==> flow/design.v <==
`timescale 1ns / 1ps
module button_debounce(
    input clk,
    input rst,
    input button_in,
    output reg button_flag
);
    reg [1:0] sync;           
    reg stable_state;         
    reg [19:0] counter;       
    localparam DEBOUNCE_TIME = 20'd125;    
    always @(posedge clk or posedge rst) begin
        if (rst) begin
            sync <= 2'b11;
            stable_state <= 1'b1;
            button_flag <= 1'b0;
            counter <= 20'd0;
        end else begin
            sync[1] <= sync[0];
            sync[0] <= button_in;
            if (sync[0] == sync[1]) begin
                if (sync[0] != stable_state) begin
                    if (counter == DEBOUNCE_TIME) begin
                        stable_state <= sync[0];
                        if (stable_state == 1'b0) begin
                            button_flag <= 1'b1;
                        end
                    end else begin
                        counter <= counter + 1;
                    end
                end else begin
                    counter <= 0;
                    button_flag <= 1'b0;
                end
            end else begin
                counter <= 0;
            end
        end
    end
endmodule
`timescale 1ns / 1ps
    module LCD_display(
        input clk,
        input rst,
        input update,               
        input [3:0] sw_p,
        input [127:0] line1,        
        input [127:0] line2,        
        input flag_counter,
        output reg rs,
        output reg rw,
        output reg en,
        output reg [7:0] data
    );
        reg [3:0] state;
        reg [27:0] delay_counter;
        reg [4:0] char_index;  
        localparam INIT        = 4'd0;
        localparam DISPLAY_ON  = 4'd1;
        localparam CLEAR_ON    = 4'd2;
        localparam SET_CURSOR1 = 4'd3;
        localparam WRITE_LINE1 = 4'd4;
        localparam SET_CURSOR2 = 4'd5;
        localparam WRITE_LINE2 = 4'd6;
        localparam IDLE        = 4'd7;
        localparam CHECK_UPDATE = 4'd8;  
        always @(posedge clk or posedge rst) begin
            if (rst) begin
                rs <= 0; rw <= 0; en <= 0;
                data <= 8'b0;
                state <= INIT;
                delay_counter <= 0;
                char_index <= 0;
            end else begin
                delay_counter <= delay_counter + 1;
                case (state)
                    INIT: begin
                        if (delay_counter <= 5) begin
                            en <= 1; rs <= 0; rw <= 0; data <= 8'b00111000;  
                        end else if (delay_counter < 10) begin
                            en <= 0;
                        end else begin
                            delay_counter <= 0;
                            state <= DISPLAY_ON;
                        end
                    end
                    DISPLAY_ON: begin
                        if (delay_counter <= 5) begin
                            en <= 1; rs <= 0; rw <= 0; data <= 8'b00001100;  
                        end else if (delay_counter < 10) begin
                            en <= 0;
                        end else begin
                            delay_counter <= 0;
                            state <= CLEAR_ON;
                        end
                    end
                    CLEAR_ON: begin
                        if (delay_counter <= 5) begin
                            en <= 1; rs <= 0; rw <= 0; data <= 8'b00000001;  
                        end else if (delay_counter < 10) begin
                            en <= 0;
                        end else begin
                            delay_counter <= 0;
                            state <= SET_CURSOR1;
                        end
                    end
                    SET_CURSOR1: begin
                        if (delay_counter <= 5) begin
                            en <= 1; rs <= 0; rw <= 0; data <= 8'b10000000;  
                        end else if (delay_counter < 10) begin
                            en <= 0;
                        end else begin
                            delay_counter <= 0;
                            state <= WRITE_LINE1;
                        end
                    end
                    WRITE_LINE1: begin
                        if (char_index < 16) begin
                            if (delay_counter <= 5) begin
                                en <= 1; rs <= 1; rw <= 0; data <= (line1 >> (8 * (15 - char_index))) & 8'hFF;  
                            end else if (delay_counter < 10) begin
                                en <= 0;
                            end else begin
                                delay_counter <= 0;
                                char_index <= char_index + 1;
                            end
                        end else begin
                            delay_counter <= 0;
                            char_index <= 0;
                            state <= SET_CURSOR2;
                        end
                    end
                    SET_CURSOR2: begin
                        if (delay_counter <= 5) begin
                            en <= 1; rs <= 0; rw <= 0; data <= 8'b11000000;  
                        end else if (delay_counter < 10) begin
                            en <= 0;
                        end else begin
                            delay_counter <= 0;
                            state <= WRITE_LINE2;
                        end
                    end
                    WRITE_LINE2: begin
                        if (char_index < 16) begin
                            if (delay_counter <= 5) begin
                                en <= 1; rs <= 1; rw <= 0; data <= (line2 >> (8 * (15 - char_index))) & 8'hFF;  
                            end else if (delay_counter < 10) begin
                                en <= 0;
                            end else begin
                                delay_counter <= 0;
                                char_index <= char_index + 1;
                            end
                        end else begin
                            delay_counter <= 0;
                            char_index <= 0;
                            state <= IDLE;
                        end
                    end
                    IDLE: begin
                        en <= 0;
                        if (update || sw_p[0] || sw_p[1] || sw_p[2] || sw_p[3]) begin
                            state <= CHECK_UPDATE;
                            delay_counter <= 0;
                        end
                        else if (!update || !sw_p[0] || !sw_p[2] || !sw_p[3]) begin
                            state <= CHECK_UPDATE;
                            delay_counter <= 0;
                        end
                    end
                    CHECK_UPDATE: begin
                       if(delay_counter >= 1250) begin
                         state <= CLEAR_ON;
                         delay_counter <= 0;
                        end
                    end
                endcase
            end
        end
    endmodule
`timescale 1ns / 1ps
module top_button_handler(
    input wire clk,
    input wire rst,
    input wire [3:0] btn,                
    input wire [3:0] sw_p,               
    input wire sw_au,                    
    input wire update_money,
    output reg [3:0] seg_0_data,         
    output reg [3:0] seg_1_data,         
    output reg [3:0] seg_2_data,         
    output reg [3:0] seg_3_data,          
    output wire rs, rw, en,
    output reg [3:0] led,
    output wire [7:0] data
);
    localparam SHOW_TIME = 62500;        
    localparam SHOW_STEP = 12500;        
    reg [7:0] product_count_ready[4:0];  
    reg [7:0] money;                
    reg [7:0] price[4:0];               
    reg [7:0] price_to_pay;                
    reg [7:0] unit;                
    reg [7:0] dozen;                
    reg [7:0] product_count_current;       
    reg [7:0] selected_product;            
    reg [3:0] flag_led;
    integer i;                           
    reg [127:0] lcd_line1;               
    reg [127:0] lcd_line2;                
    reg [31:0] counter;
    reg [1:0] flag_counter;
    reg [7:0] count_down;
    reg [7:0] pcc_n;                     
    reg [7:0] ptp_n;                     
    reg [7:0] unit_n;
    reg [7:0] dozen_n;
    reg [7:0] pcr_n;                     
    wire btn0_flag, btn1_flag, btn2_flag, btn3_flag;
    button_debounce db0 (.clk(clk), .rst(rst), .button_in(btn[0]), .button_flag(btn0_flag));
    button_debounce db1 (.clk(clk), .rst(rst), .button_in(btn[1]), .button_flag(btn1_flag));
    button_debounce db2 (.clk(clk), .rst(rst), .button_in(btn[2]), .button_flag(btn2_flag));
    button_debounce db3 (.clk(clk), .rst(rst), .button_in(btn[3]), .button_flag(btn3_flag));
    LCD_display lcd_inst (
        .clk(clk),
        .rst(rst),
        .line1(lcd_line1),
        .line2(lcd_line2),
        .rs(rs),
        .rw(rw),
        .en(en),
        .data(data),
        .update(sw_au),
        .sw_p(sw_p),
        .flag_counter(flag_counter[0])
    );
    always @(posedge clk) begin
        case (sw_p)
            4'b0001: begin
                selected_product <= 8'd0;  
                flag_led <= 4'b0001;
            end
            4'b0010: begin
                selected_product <= 8'd1;  
                flag_led <= 4'b0010;
            end
            4'b0100: begin
                selected_product <= 8'd2;  
                flag_led <= 4'b0100;
            end
            4'b1000: begin
                selected_product <= 8'd3;  
                flag_led <= 4'b1000;
            end
            4'b0000: begin
                selected_product <= 8'd4;
                flag_led <= 4'b0000;
            end
            default: begin
                selected_product <= 8'd5;  
                flag_led <= 4'b0000;
            end
        endcase
    end
    always @(posedge clk or posedge rst) begin
        if (rst) begin
            money <= 8'd0;
            price[0] <= 8'd0;  
            price[1] <= 8'd0;  
            price[2] <= 8'd0;  
            price[3] <= 8'd0;  
            price[4] <= 8'd0;  
            counter <= 32'd0;
            flag_counter <= 2'd0;
            product_count_current <= 8'd0;
            price_to_pay <= 8'd0;
            count_down <= 8'd0;
            unit <= 8'd0;
            dozen <= 8'd0;
            for (i = 0; i <= 4; i = i + 1) begin
                product_count_ready[i] <= 8'd0;  
            end
            lcd_line1 <= 128'd0;
            lcd_line2 <= 128'd0;
            seg_0_data <= 4'd0;
            seg_1_data <= 4'd0;
            seg_2_data <= 4'd0;
            seg_3_data <= 4'd0;
            led <= 4'd0;
            pcc_n = 8'd0;
            ptp_n = 8'd0;
            unit_n = 8'd0;
            dozen_n = 8'd0;
            pcr_n = 8'd0;
        end else begin
            pcc_n = product_count_current;
            ptp_n = price_to_pay;
            unit_n = unit;
            dozen_n = dozen;
            pcr_n = 8'd0;
            seg_0_data <= money % 10;
            seg_1_data <= (money / 10) % 10;
            seg_2_data <= (money / 100) % 10;
            seg_3_data <= (money / 1000) % 10;
            if (sw_au == 0) begin
                if (selected_product != 4 && selected_product != 5) begin
                    pcr_n = product_count_ready[selected_product];
                    if(flag_counter == 1) begin
                         lcd_line1 <= {8'h20, 8'h20, 8'h20, 8'h20, 8'h53, 8'h55, 8'h43, 8'h43, 8'h45, 8'h53, 8'h53, 8'h21, 8'h20, 8'h20, 8'h20, 8'h20};
                         lcd_line2 <= {8'h20, 8'h20, 8'h20, 8'h20, 8'h20, 8'h20, 8'h20, 8'h36 - count_down, 8'h20, 8'h20, 8'h20, 8'h20, 8'h20, 8'h20, 8'h20, 8'h20};
                         if(counter < SHOW_TIME) begin
                            if (counter % SHOW_STEP == 0) begin
                                count_down <= count_down + 1;
                                if (led != 4'b0000)
                                    led <= 4'b0000;
                                else led <= flag_led;
                            end
                            counter <= counter + 1;
                         end else begin
                            counter <= 0;
                            flag_counter <= 0;
                            count_down <= 0;
                            led <= 4'b0000;
                         end
                    end else if (flag_counter == 2) begin
                        lcd_line1 <= {8'h4E, 8'h4F, 8'h54, 8'h20, 8'h45, 8'h4E, 8'h4F, 8'h55, 8'h47, 8'h48, 8'h20, 8'h4D, 8'h4F, 8'h4E, 8'h45, 8'h59};
                        lcd_line2 <= {8'h20, 8'h20, 8'h20, 8'h20, 8'h20, 8'h20, 8'h20, 8'h36 - count_down, 8'h20, 8'h20, 8'h20, 8'h20, 8'h20, 8'h20, 8'h20, 8'h20};
                        if(counter < SHOW_TIME) begin
                             if (counter % SHOW_STEP == 0)
                               count_down <= count_down + 1;
                            counter <= counter + 1;
                         end else begin
                            counter <= 0;
                            flag_counter <= 0;
                            count_down <= 0;
                         end
                       end
                    if (btn0_flag) begin
                        if (pcc_n < 9 && pcc_n < pcr_n)
                            pcc_n = pcc_n + 1;
                        ptp_n = price[selected_product] * pcc_n;
                        unit_n = ptp_n % 10;
                        dozen_n = ptp_n / 10;
                    end
                    if (btn1_flag) begin
                        if (pcc_n > 0)
                            pcc_n = pcc_n - 1;
                        ptp_n = price[selected_product] * pcc_n;
                        unit_n = ptp_n % 10;
                        dozen_n = ptp_n / 10;
                    end
                    if (btn2_flag && pcr_n > 0) begin
                         if (money >= ptp_n && pcc_n > 0) begin
                             money <= money - ptp_n;
                             pcr_n = pcr_n - pcc_n;
                             product_count_ready[selected_product] <= pcr_n;
                             pcc_n = 0;
                             ptp_n = 0;
                             unit_n = 0;
                             dozen_n = 0;
                             flag_counter <= 1;
                         end
                         else if (pcc_n > 0) flag_counter <= 2;
                    end
                    if (flag_counter == 0) begin
                        lcd_line1 <= {8'h52, 8'h65, 8'h61, 8'h64, 8'h79, 8'h3A, 8'h30 + pcr_n,   
                                     8'h20, 8'h50, 8'h72, 8'h69, 8'h63, 8'h65, 8'h3A, 8'h30 + price[selected_product], 8'h20};   
                        if (ptp_n < 10) begin
                            lcd_line2 <= {8'h43, 8'h6F, 8'h75, 8'h6E, 8'h74, 8'h3A, 8'h30 + pcc_n,   
                                        8'h20, 8'h50, 8'h72, 8'h69, 8'h63, 8'h65, 8'h3A, 8'h30 + ptp_n, 8'h20};   
                        end
                        else begin
                            lcd_line2 <= {8'h43, 8'h6F, 8'h75, 8'h6E, 8'h74, 8'h3A, 8'h30 + pcc_n,   
                                        8'h20, 8'h50, 8'h72, 8'h69, 8'h63, 8'h65, 8'h3A, 8'h30 + dozen_n , 8'h30 + unit_n};   
                        end
                    end
                end
                else if(selected_product == 4) begin  
                    if (btn0_flag && money < 9995) money <= money + 5;
                    if (btn1_flag && money < 9990) money <= money + 10;
                    if (btn2_flag) money <= 0;
                    lcd_line1 <= {8'h50, 8'h31, 8'h3A, 8'h30 + price[0], 8'h24, 8'h5F, 8'h30 + product_count_ready[0],  
                                 8'h20, 8'h20,
                                 8'h50, 8'h32, 8'h3A, 8'h30 + price[1], 8'h24, 8'h5F, 8'h30 + product_count_ready[1]};   
                    lcd_line2 <= {8'h50, 8'h33, 8'h3A, 8'h30 + price[2], 8'h24, 8'h5F, 8'h30 + product_count_ready[2],  
                                 8'h20, 8'h20,
                                 8'h50, 8'h34, 8'h3A, 8'h30 + price[3], 8'h24, 8'h5F, 8'h30 + product_count_ready[3]};   
                end
                else if(selected_product == 5) begin  
                    lcd_line1 <= {8'h4F, 8'h4E, 8'h4C, 8'h59, 8'h5F, 8'h31, 8'h5F, 8'h53, 8'h57, 8'h49, 8'h54, 8'h43, 8'h48, 8'h5F, 8'h4F, 8'h4E};
                    lcd_line2 <= {8'h20, 8'h20, 8'h20, 8'h20, 8'h20, 8'h20, 8'h20,
                                 8'h20, 8'h20, 8'h20, 8'h20, 8'h20, 8'h20, 8'h20, 8'h20, 8'h20};
                end
            end else begin
                 pcc_n = 8'd0;
                 ptp_n = 8'd0;
                if (selected_product != 4 && selected_product != 5) begin
                    if (btn0_flag) begin
                        if (price[selected_product] < 9)
                            price[selected_product] <= price[selected_product] + 1;
                    end
                    else if (btn1_flag) begin
                         if (price[selected_product] > 1)
                            price[selected_product] <= price[selected_product] - 1;
                    end
                    else if (btn2_flag) begin
                        if (product_count_ready[selected_product] < 9) begin
                            product_count_ready[selected_product] <= product_count_ready[selected_product] + 1;
                        end
                    end
                    else if (btn3_flag) begin
                        price[selected_product] <= 0;
                        product_count_ready[selected_product] <= 0;
                    end
                    lcd_line1 <= {8'h20, 8'h20, 8'h41, 8'h44, 8'h4D, 8'h49, 8'h4E, 8'h20, 8'h4D, 8'h4F, 8'h44, 8'h45, 8'h20, 8'h31 + selected_product, 8'h20, 8'h20};
                    lcd_line2 <= {8'h50, 8'h72, 8'h69, 8'h63, 8'h65, 8'h3A, 8'h30 + price[selected_product], 8'h24,  
                                  8'h20, 8'h20, 8'h20,  
                                  8'h4E, 8'h75, 8'h6D, 8'h3A, 8'h30 + product_count_ready[selected_product]};  
                end
                 else begin
                     lcd_line1 <= {8'h20, 8'h20, 8'h41, 8'h44, 8'h4D, 8'h49, 8'h4E,
                                   8'h20, 8'h4D, 8'h4F, 8'h44, 8'h45, 8'h20, 8'h20, 8'h20, 8'h20};
                     lcd_line2 <= {8'h20, 8'h20, 8'h20, 8'h20, 8'h20, 8'h20, 8'h20,
                                   8'h20, 8'h20, 8'h20, 8'h20, 8'h20, 8'h20, 8'h20, 8'h20, 8'h20};
                 end
            end
            product_count_current <= pcc_n;
            price_to_pay <= ptp_n;
            unit <= unit_n;
            dozen <= dozen_n;
        end
    end
endmodule
### Step by step through the tools: top_button_handler

Tool output for the design above, in the order of the flow.
Line numbers count from 1 in the design file above.
Operators carry their Yosys type and port widths (W data, S select, Z words).
The mark -- stands for no value.

* top: top_button_handler
* clock port: clk
* library: sky130hd
* timing corner: tt_025C_1v80

### Word level

Yosys after proc, flatten, opt, wreduce and memory -nomap, before mapping. Print and check cells are not counted.

* multiplexer cells: 300
* add/sub/neg operators: 36
* reductions and logical operators: 81
* equal/unequal tests: 100
* bitwise operators: 1
* $mul: 2
* shift operators: 2
* div/mod/pow operators: 12
* magnitude comparators: 17

Operators by type and width (count)
* $mux W128: 14
* $mux W8: 204
* $mod A32 B14 Y32 const B: 1
* $mod A32 B4 Y32 const B: 3
* $div A8 B4 Y32 const B: 3
* $mod A8 B4 Y32 const B: 3
* $shr A128 B32 Y8: 2
* $div A8 B10 Y32 const B: 1
* $mux W20: 12
* $div A8 B7 Y32 const B: 1
* $mux W28: 6
* $add A6 B8 Y8 const A: 16
* $mul A8 B8 Y8: 2
* $mux W127: 1
* $pmux W28 S4: 1
* $mux W32: 3
* $add A20 B1 Y20 const B: 4
* $eq A20 B7 Y1 const B: 4
* $pmux W8 S5: 2
* $mux W4: 18
* $ne A2 B2 Y1 const B: 35
* $reduce_and A10 Y1: 6
* $pmux W8 S7: 1
* $ne A3 B3 Y1 const B: 16
* $reduce_and A9 Y1: 5
* $pmux W4 S9: 1
* $reduce_bool A2 Y1: 16
* $add A32 B1 Y32 const B: 1

Other operator kinds: 63; their cells: 169.

* flip-flop bits (word level): 589
* RAM bits: 0
* memories: 0
* word-level cells: 601
* bits in latches: 0
* memory bits (read-only): 0
* input bits: 12
* word width x clocked read ports: 0

### Depth

Longest topological path by Yosys (ltp), each cell counted once; first at word level (registers and memories cut), then after technology mapping (sequential cells cut; the memories' decode and read muxes count).

* word-level depth: 33
* ABC_AREA: 0
* gate-level depth with buffers: 80

### Netlist

The flow's flattened synthesis, as Yosys stat reports it; memories are mapped. The netlist is that of the ABC_AREA named above (0 if unset); the other value can give another one.

Cell types
* sky130_fd_sc_hd__dfrtp_1: count 453, area in all 1.13E+04 um^2
* sky130_fd_sc_hd__nor2_1: count 547, area in all 2.05E+03 um^2
* sky130_fd_sc_hd__nand2_1: count 484, area in all 1.82E+03 um^2
* sky130_fd_sc_hd__xnor2_1: count 202, area in all 1.77E+03 um^2
* sky130_fd_sc_hd__ha_1: count 122, area in all 1.53E+03 um^2
* sky130_fd_sc_hd__a21oi_1: count 301, area in all 1.51E+03 um^2
* sky130_fd_sc_hd__o21ai_0: count 281, area in all 1.41E+03 um^2
* sky130_fd_sc_hd__xor2_1: count 130, area in all 1.14E+03 um^2
* sky130_fd_sc_hd__mux2i_1: count 104, area in all 1.04E+03 um^2
* sky130_fd_sc_hd__clkbuf_1: count 205, area in all 769.488 um^2
* sky130_fd_sc_hd__mux2_2: count 67, area in all 754.474 um^2
* sky130_fd_sc_hd__inv_1: count 173, area in all 649.373 um^2
* sky130_fd_sc_hd__nand3_1: count 125, area in all 625.6 um^2
* sky130_fd_sc_hd__fa_1: count 26, area in all 520.499 um^2
* sky130_fd_sc_hd__nor3_1: count 90, area in all 450.432 um^2
* sky130_fd_sc_hd__o211ai_1: count 56, area in all 420.403 um^2
* sky130_fd_sc_hd__a21o_1: count 55, area in all 412.896 um^2
* sky130_fd_sc_hd__a31oi_1: count 64, area in all 400.384 um^2

Other cell types: 128; their cells: 1157.

* flip-flops: 474
* buffer cells: 257
* synthesis area: 38245.4 um^2
* standard cells after synthesis: 4642

The figures by module come from a second, unflattened synthesis with its own total; it is not the netlist above.

* cell total of the unflattened synthesis: 4888
* area total of the unflattened synthesis: 41110.7 um^2

Rows give one instance, submodules left out.

Modules
* top_button_handler: cells 3921, times used 1, area 31179.9 um^2
* button_debounce: cells 127, times used 4, area 1287.5 um^2
* LCD_display: cells 459, times used 1, area 4780.8 um^2

### Worst setup path after synthesis

OpenSTA on the mapped netlist: ideal clock, no wires. The path of least setup slack (recovery checks aside). Input and output delay are each 20% of the period. Register names are those of the netlist, which keeps one name where synthesis merged equal registers.

* path kind: reg2reg
* start point: reg counter[29]
* end point: reg count_down[4]
* arrival time: 17.814 ns
* driving pins on the path: 74
* slack: 4.108 ns
* launch time at the first pin: 0.000 ns
* buffers on the path: 10
* period: 22.0 ns
* path delay: 17.892 ns
* synthesis period reached: 17.892 ns

"path delay" = arrival - input delay + setup time.
"driving pins on the path": output pins that drive a net of the path, with the launching flip-flop's if there is one; two outputs of one cell count as two.
"synthesis period reached" = period - worst setup slack (recovery checks aside). The figure is calculated, with input and output delays left at 20% of the set period.
Between the ends stands the longest chain of elaborated cells between them, by number of cells; it is not shown to be the way that was timed. Of several equally long chains one is given.
Each line given opens the expression or statement behind the cell; cells for indexed reads and writes are added by Yosys, which also makes memories of some case tables.
At most two assigning lines are given for a register; there are more.

* cell sequence: sky130_fd_sc_hd__dfrtp_1 > sky130_fd_sc_hd__buf_2 > sky130_fd_sc_hd__nor4_4 > sky130_fd_sc_hd__o21a_1 > sky130_fd_sc_hd__buf_4 > sky130_fd_sc_hd__o211a_4 > sky130_fd_sc_hd__nand4_4 > sky130_fd_sc_hd__a211oi_2 > sky130_fd_sc_hd__mux2_2 > sky130_fd_sc_hd__o211ai_2 > sky130_fd_sc_hd__buf_4 > sky130_fd_sc_hd__o21ai_2 > sky130_fd_sc_hd__mux2_2 > sky130_fd_sc_hd__o31ai_4 > sky130_fd_sc_hd__o21ai_2 > sky130_fd_sc_hd__or3_1 > sky130_fd_sc_hd__and3_1 > sky130_fd_sc_hd__a31oi_2 > [... 38 more ...] > sky130_fd_sc_hd__mux2_2 > sky130_fd_sc_hd__o31ai_2 > sky130_fd_sc_hd__o21ai_1 > sky130_fd_sc_hd__a31oi_1 > sky130_fd_sc_hd__xnor2_1 > sky130_fd_sc_hd__a31oi_2 > sky130_fd_sc_hd__nor2_1 > sky130_fd_sc_hd__a21oi_2 > sky130_fd_sc_hd__mux2i_1 > sky130_fd_sc_hd__xnor2_1 > sky130_fd_sc_hd__a2111o_1 > sky130_fd_sc_hd__o22a_1 > sky130_fd_sc_hd__o22ai_1 > sky130_fd_sc_hd__o2111a_2 > sky130_fd_sc_hd__a21oi_1 > sky130_fd_sc_hd__buf_6 > sky130_fd_sc_hd__or4_1 > sky130_fd_sc_hd__a21oi_1
* length of the longest elaborated chain: 6
* elaborated cells on any way between the ends: 7

RTL lines, path post-synthesis
* start, declared: line 210 `reg [31:0] counter;`
* start, assigned: line 317 `counter <= counter + 1;`
* start, assigned: line 330 `counter <= counter + 1;`
* $mod A32 B14 Y32: line 328 `if (counter % SHOW_STEP == 0)`
* $logic_not A32 Y1: line 328
* $mux W8: line 328
* $mux W8: line 327 `if(counter < SHOW_TIME) begin`
* $mux W8: line 324 `end else if (flag_counter == 2) begin`
* $mux W8: line 307 `if(flag_counter == 1) begin`
* end, assigned: line 312 `count_down <= count_down + 1;`
* end, assigned: line 329 `count_down <= count_down + 1;`
* end, declared: line 212 `reg [7:0] count_down;`

### Timing after layout

Path of least setup slack in the final report of run 1 (OpenROAD, finished layout, wires in). Where an end is a register, its clock arrival counts in the times.

* path kind: reg2reg
* start point: reg counter[29]
* end point: reg count_down[4]
* arrival time: 23.15 ns
* driving pins on the path: 69
* slack: 9.49 ns
* launch time at the first pin: 0.63 ns
* period: 32.1 ns
* buffers on the path: 5

Between the ends stands the longest chain of elaborated cells between them, by number of cells; it is not shown to be the way that was timed. Of several equally long chains one is given.
At most two assigning lines are given for a register; there are more.

* cell sequence: sky130_fd_sc_hd__dfrtp_1 > sky130_fd_sc_hd__buf_2 > sky130_fd_sc_hd__nor4_4 > sky130_fd_sc_hd__a211oi_1 > sky130_fd_sc_hd__a21oi_1 > sky130_fd_sc_hd__nand3_1 > sky130_fd_sc_hd__a211oi_2 > sky130_fd_sc_hd__mux2_2 > sky130_fd_sc_hd__o211ai_2 > sky130_fd_sc_hd__buf_4 > sky130_fd_sc_hd__o21ai_2 > sky130_fd_sc_hd__mux2_2 > sky130_fd_sc_hd__o31ai_4 > sky130_fd_sc_hd__o221ai_1 > sky130_fd_sc_hd__a22oi_1 > sky130_fd_sc_hd__nor2_1 > sky130_fd_sc_hd__clkbuf_1 > sky130_fd_sc_hd__a211oi_1 > [... 33 more ...] > sky130_fd_sc_hd__mux2_2 > sky130_fd_sc_hd__o31ai_2 > sky130_fd_sc_hd__o21ai_1 > sky130_fd_sc_hd__a31oi_1 > sky130_fd_sc_hd__xnor2_1 > sky130_fd_sc_hd__a31oi_2 > sky130_fd_sc_hd__nor2_1 > sky130_fd_sc_hd__a21oi_2 > sky130_fd_sc_hd__mux2i_1 > sky130_fd_sc_hd__xnor2_1 > sky130_fd_sc_hd__a2111o_1 > sky130_fd_sc_hd__a21oi_1 > sky130_fd_sc_hd__o22a_1 > sky130_fd_sc_hd__o2111a_1 > sky130_fd_sc_hd__a21oi_1 > sky130_fd_sc_hd__buf_6 > sky130_fd_sc_hd__or4_1 > sky130_fd_sc_hd__a21oi_1
* length of the longest elaborated chain: 6
* elaborated cells on any way between the ends: 7

RTL lines, path after layout
* start, declared: line 210 `reg [31:0] counter;`
* start, assigned: line 317 `counter <= counter + 1;`
* start, assigned: line 330 `counter <= counter + 1;`
* $mod A32 B14 Y32: line 328 `if (counter % SHOW_STEP == 0)`
* $logic_not A32 Y1: line 328
* $mux W8: line 328
* $mux W8: line 327 `if(counter < SHOW_TIME) begin`
* $mux W8: line 324 `end else if (flag_counter == 2) begin`
* $mux W8: line 307 `if(flag_counter == 1) begin`
* end, assigned: line 312 `count_down <= count_down + 1;`
* end, assigned: line 329 `count_down <= count_down + 1;`
* end, declared: line 212 `reg [7:0] count_down;`

Record of 3 stored runs of the RTL-to-layout flow on top_button_handler, platform sky130hd. The runs are unordered. Constraints: input delay and output delay 20% of the set period each, output load 0.01 pF.
"period reached": clock period set for the run, less the worst setup slack. It is reckoned from that one timing run; input and output delays stay at 20% of the period that was set.
By "allowed time less slack (worst setup path)" is meant the share of the clock period that the worst setup path is allowed (20% is reserved at inputs, 20% at outputs), minus its slack. Clock arrival times at its registers enter into it.

### Run 1

Settings: `ABC_AREA=0`, `CAP_MARGIN=5`, `CELL_PAD_IN_SITES_DETAIL_PLACEMENT=1`, `CELL_PAD_IN_SITES_GLOBAL_PLACEMENT=0`, `CORE_ASPECT_RATIO=0.83`, `CORE_MARGIN=3`, `CORE_UTILIZATION=31`, `CTS_CLUSTER_DIAMETER=62`, `CTS_CLUSTER_SIZE=79`, `GPL_ROUTABILITY_DRIVEN=1`, `GPL_TIMING_DRIVEN=0`, `HOLD_SLACK_MARGIN=-0.02`, `MAX_ROUTING_LAYER=met4`, `MIN_ROUTING_LAYER=met1`, `PLACE_DENSITY_LB_ADDON=0.13`, `SETUP_SLACK_MARGIN=2.14`, `TNS_END_PERCENT=70`, `period_ns=32.1`, `SLEW_MARGIN=20`

- Post-route utilization: 35.1 %
- Total die area: 127,642.0 um^2
- Chip area in the Yosys report: 38,245.4 um^2
- Period reached: 22.614 ns
- Setup slack of the worst path: 9.486 ns
- Setup total negative slack: 0.000 ns
- Allowed time less slack (worst setup path): 22.61 ns
- Worst setup path type: reg2reg

### Run 2

Settings: `period_ns=22.0`, `CAP_MARGIN=20`, `CORE_MARGIN=2`, `CORE_UTILIZATION=40`, `SLEW_MARGIN=20`

- Post-route utilization: 44.4 %
- Total die area: 98,103.6 um^2
- Chip area in the Yosys report: 38,245.4 um^2
- Period reached: 20.525 ns
- Setup slack of the worst path: 1.475 ns
- Setup total negative slack: 0.000 ns
- Allowed time less slack (worst setup path): 20.53 ns
- Worst setup path type: reg2reg

### Run 3

Settings: `period_ns=21.0`, `CAP_MARGIN=20`, `CORE_MARGIN=2`, `CORE_UTILIZATION=40`, `SLEW_MARGIN=20`

- Post-route utilization: 44.7 %
- Total die area: 98,103.6 um^2
- Chip area in the Yosys report: 38,245.4 um^2
- Period reached: 19.780 ns
- Setup slack of the worst path: 1.220 ns
- Setup total negative slack: 0.000 ns
- Allowed time less slack (worst setup path): 19.78 ns
- Worst setup path type: reg2reg
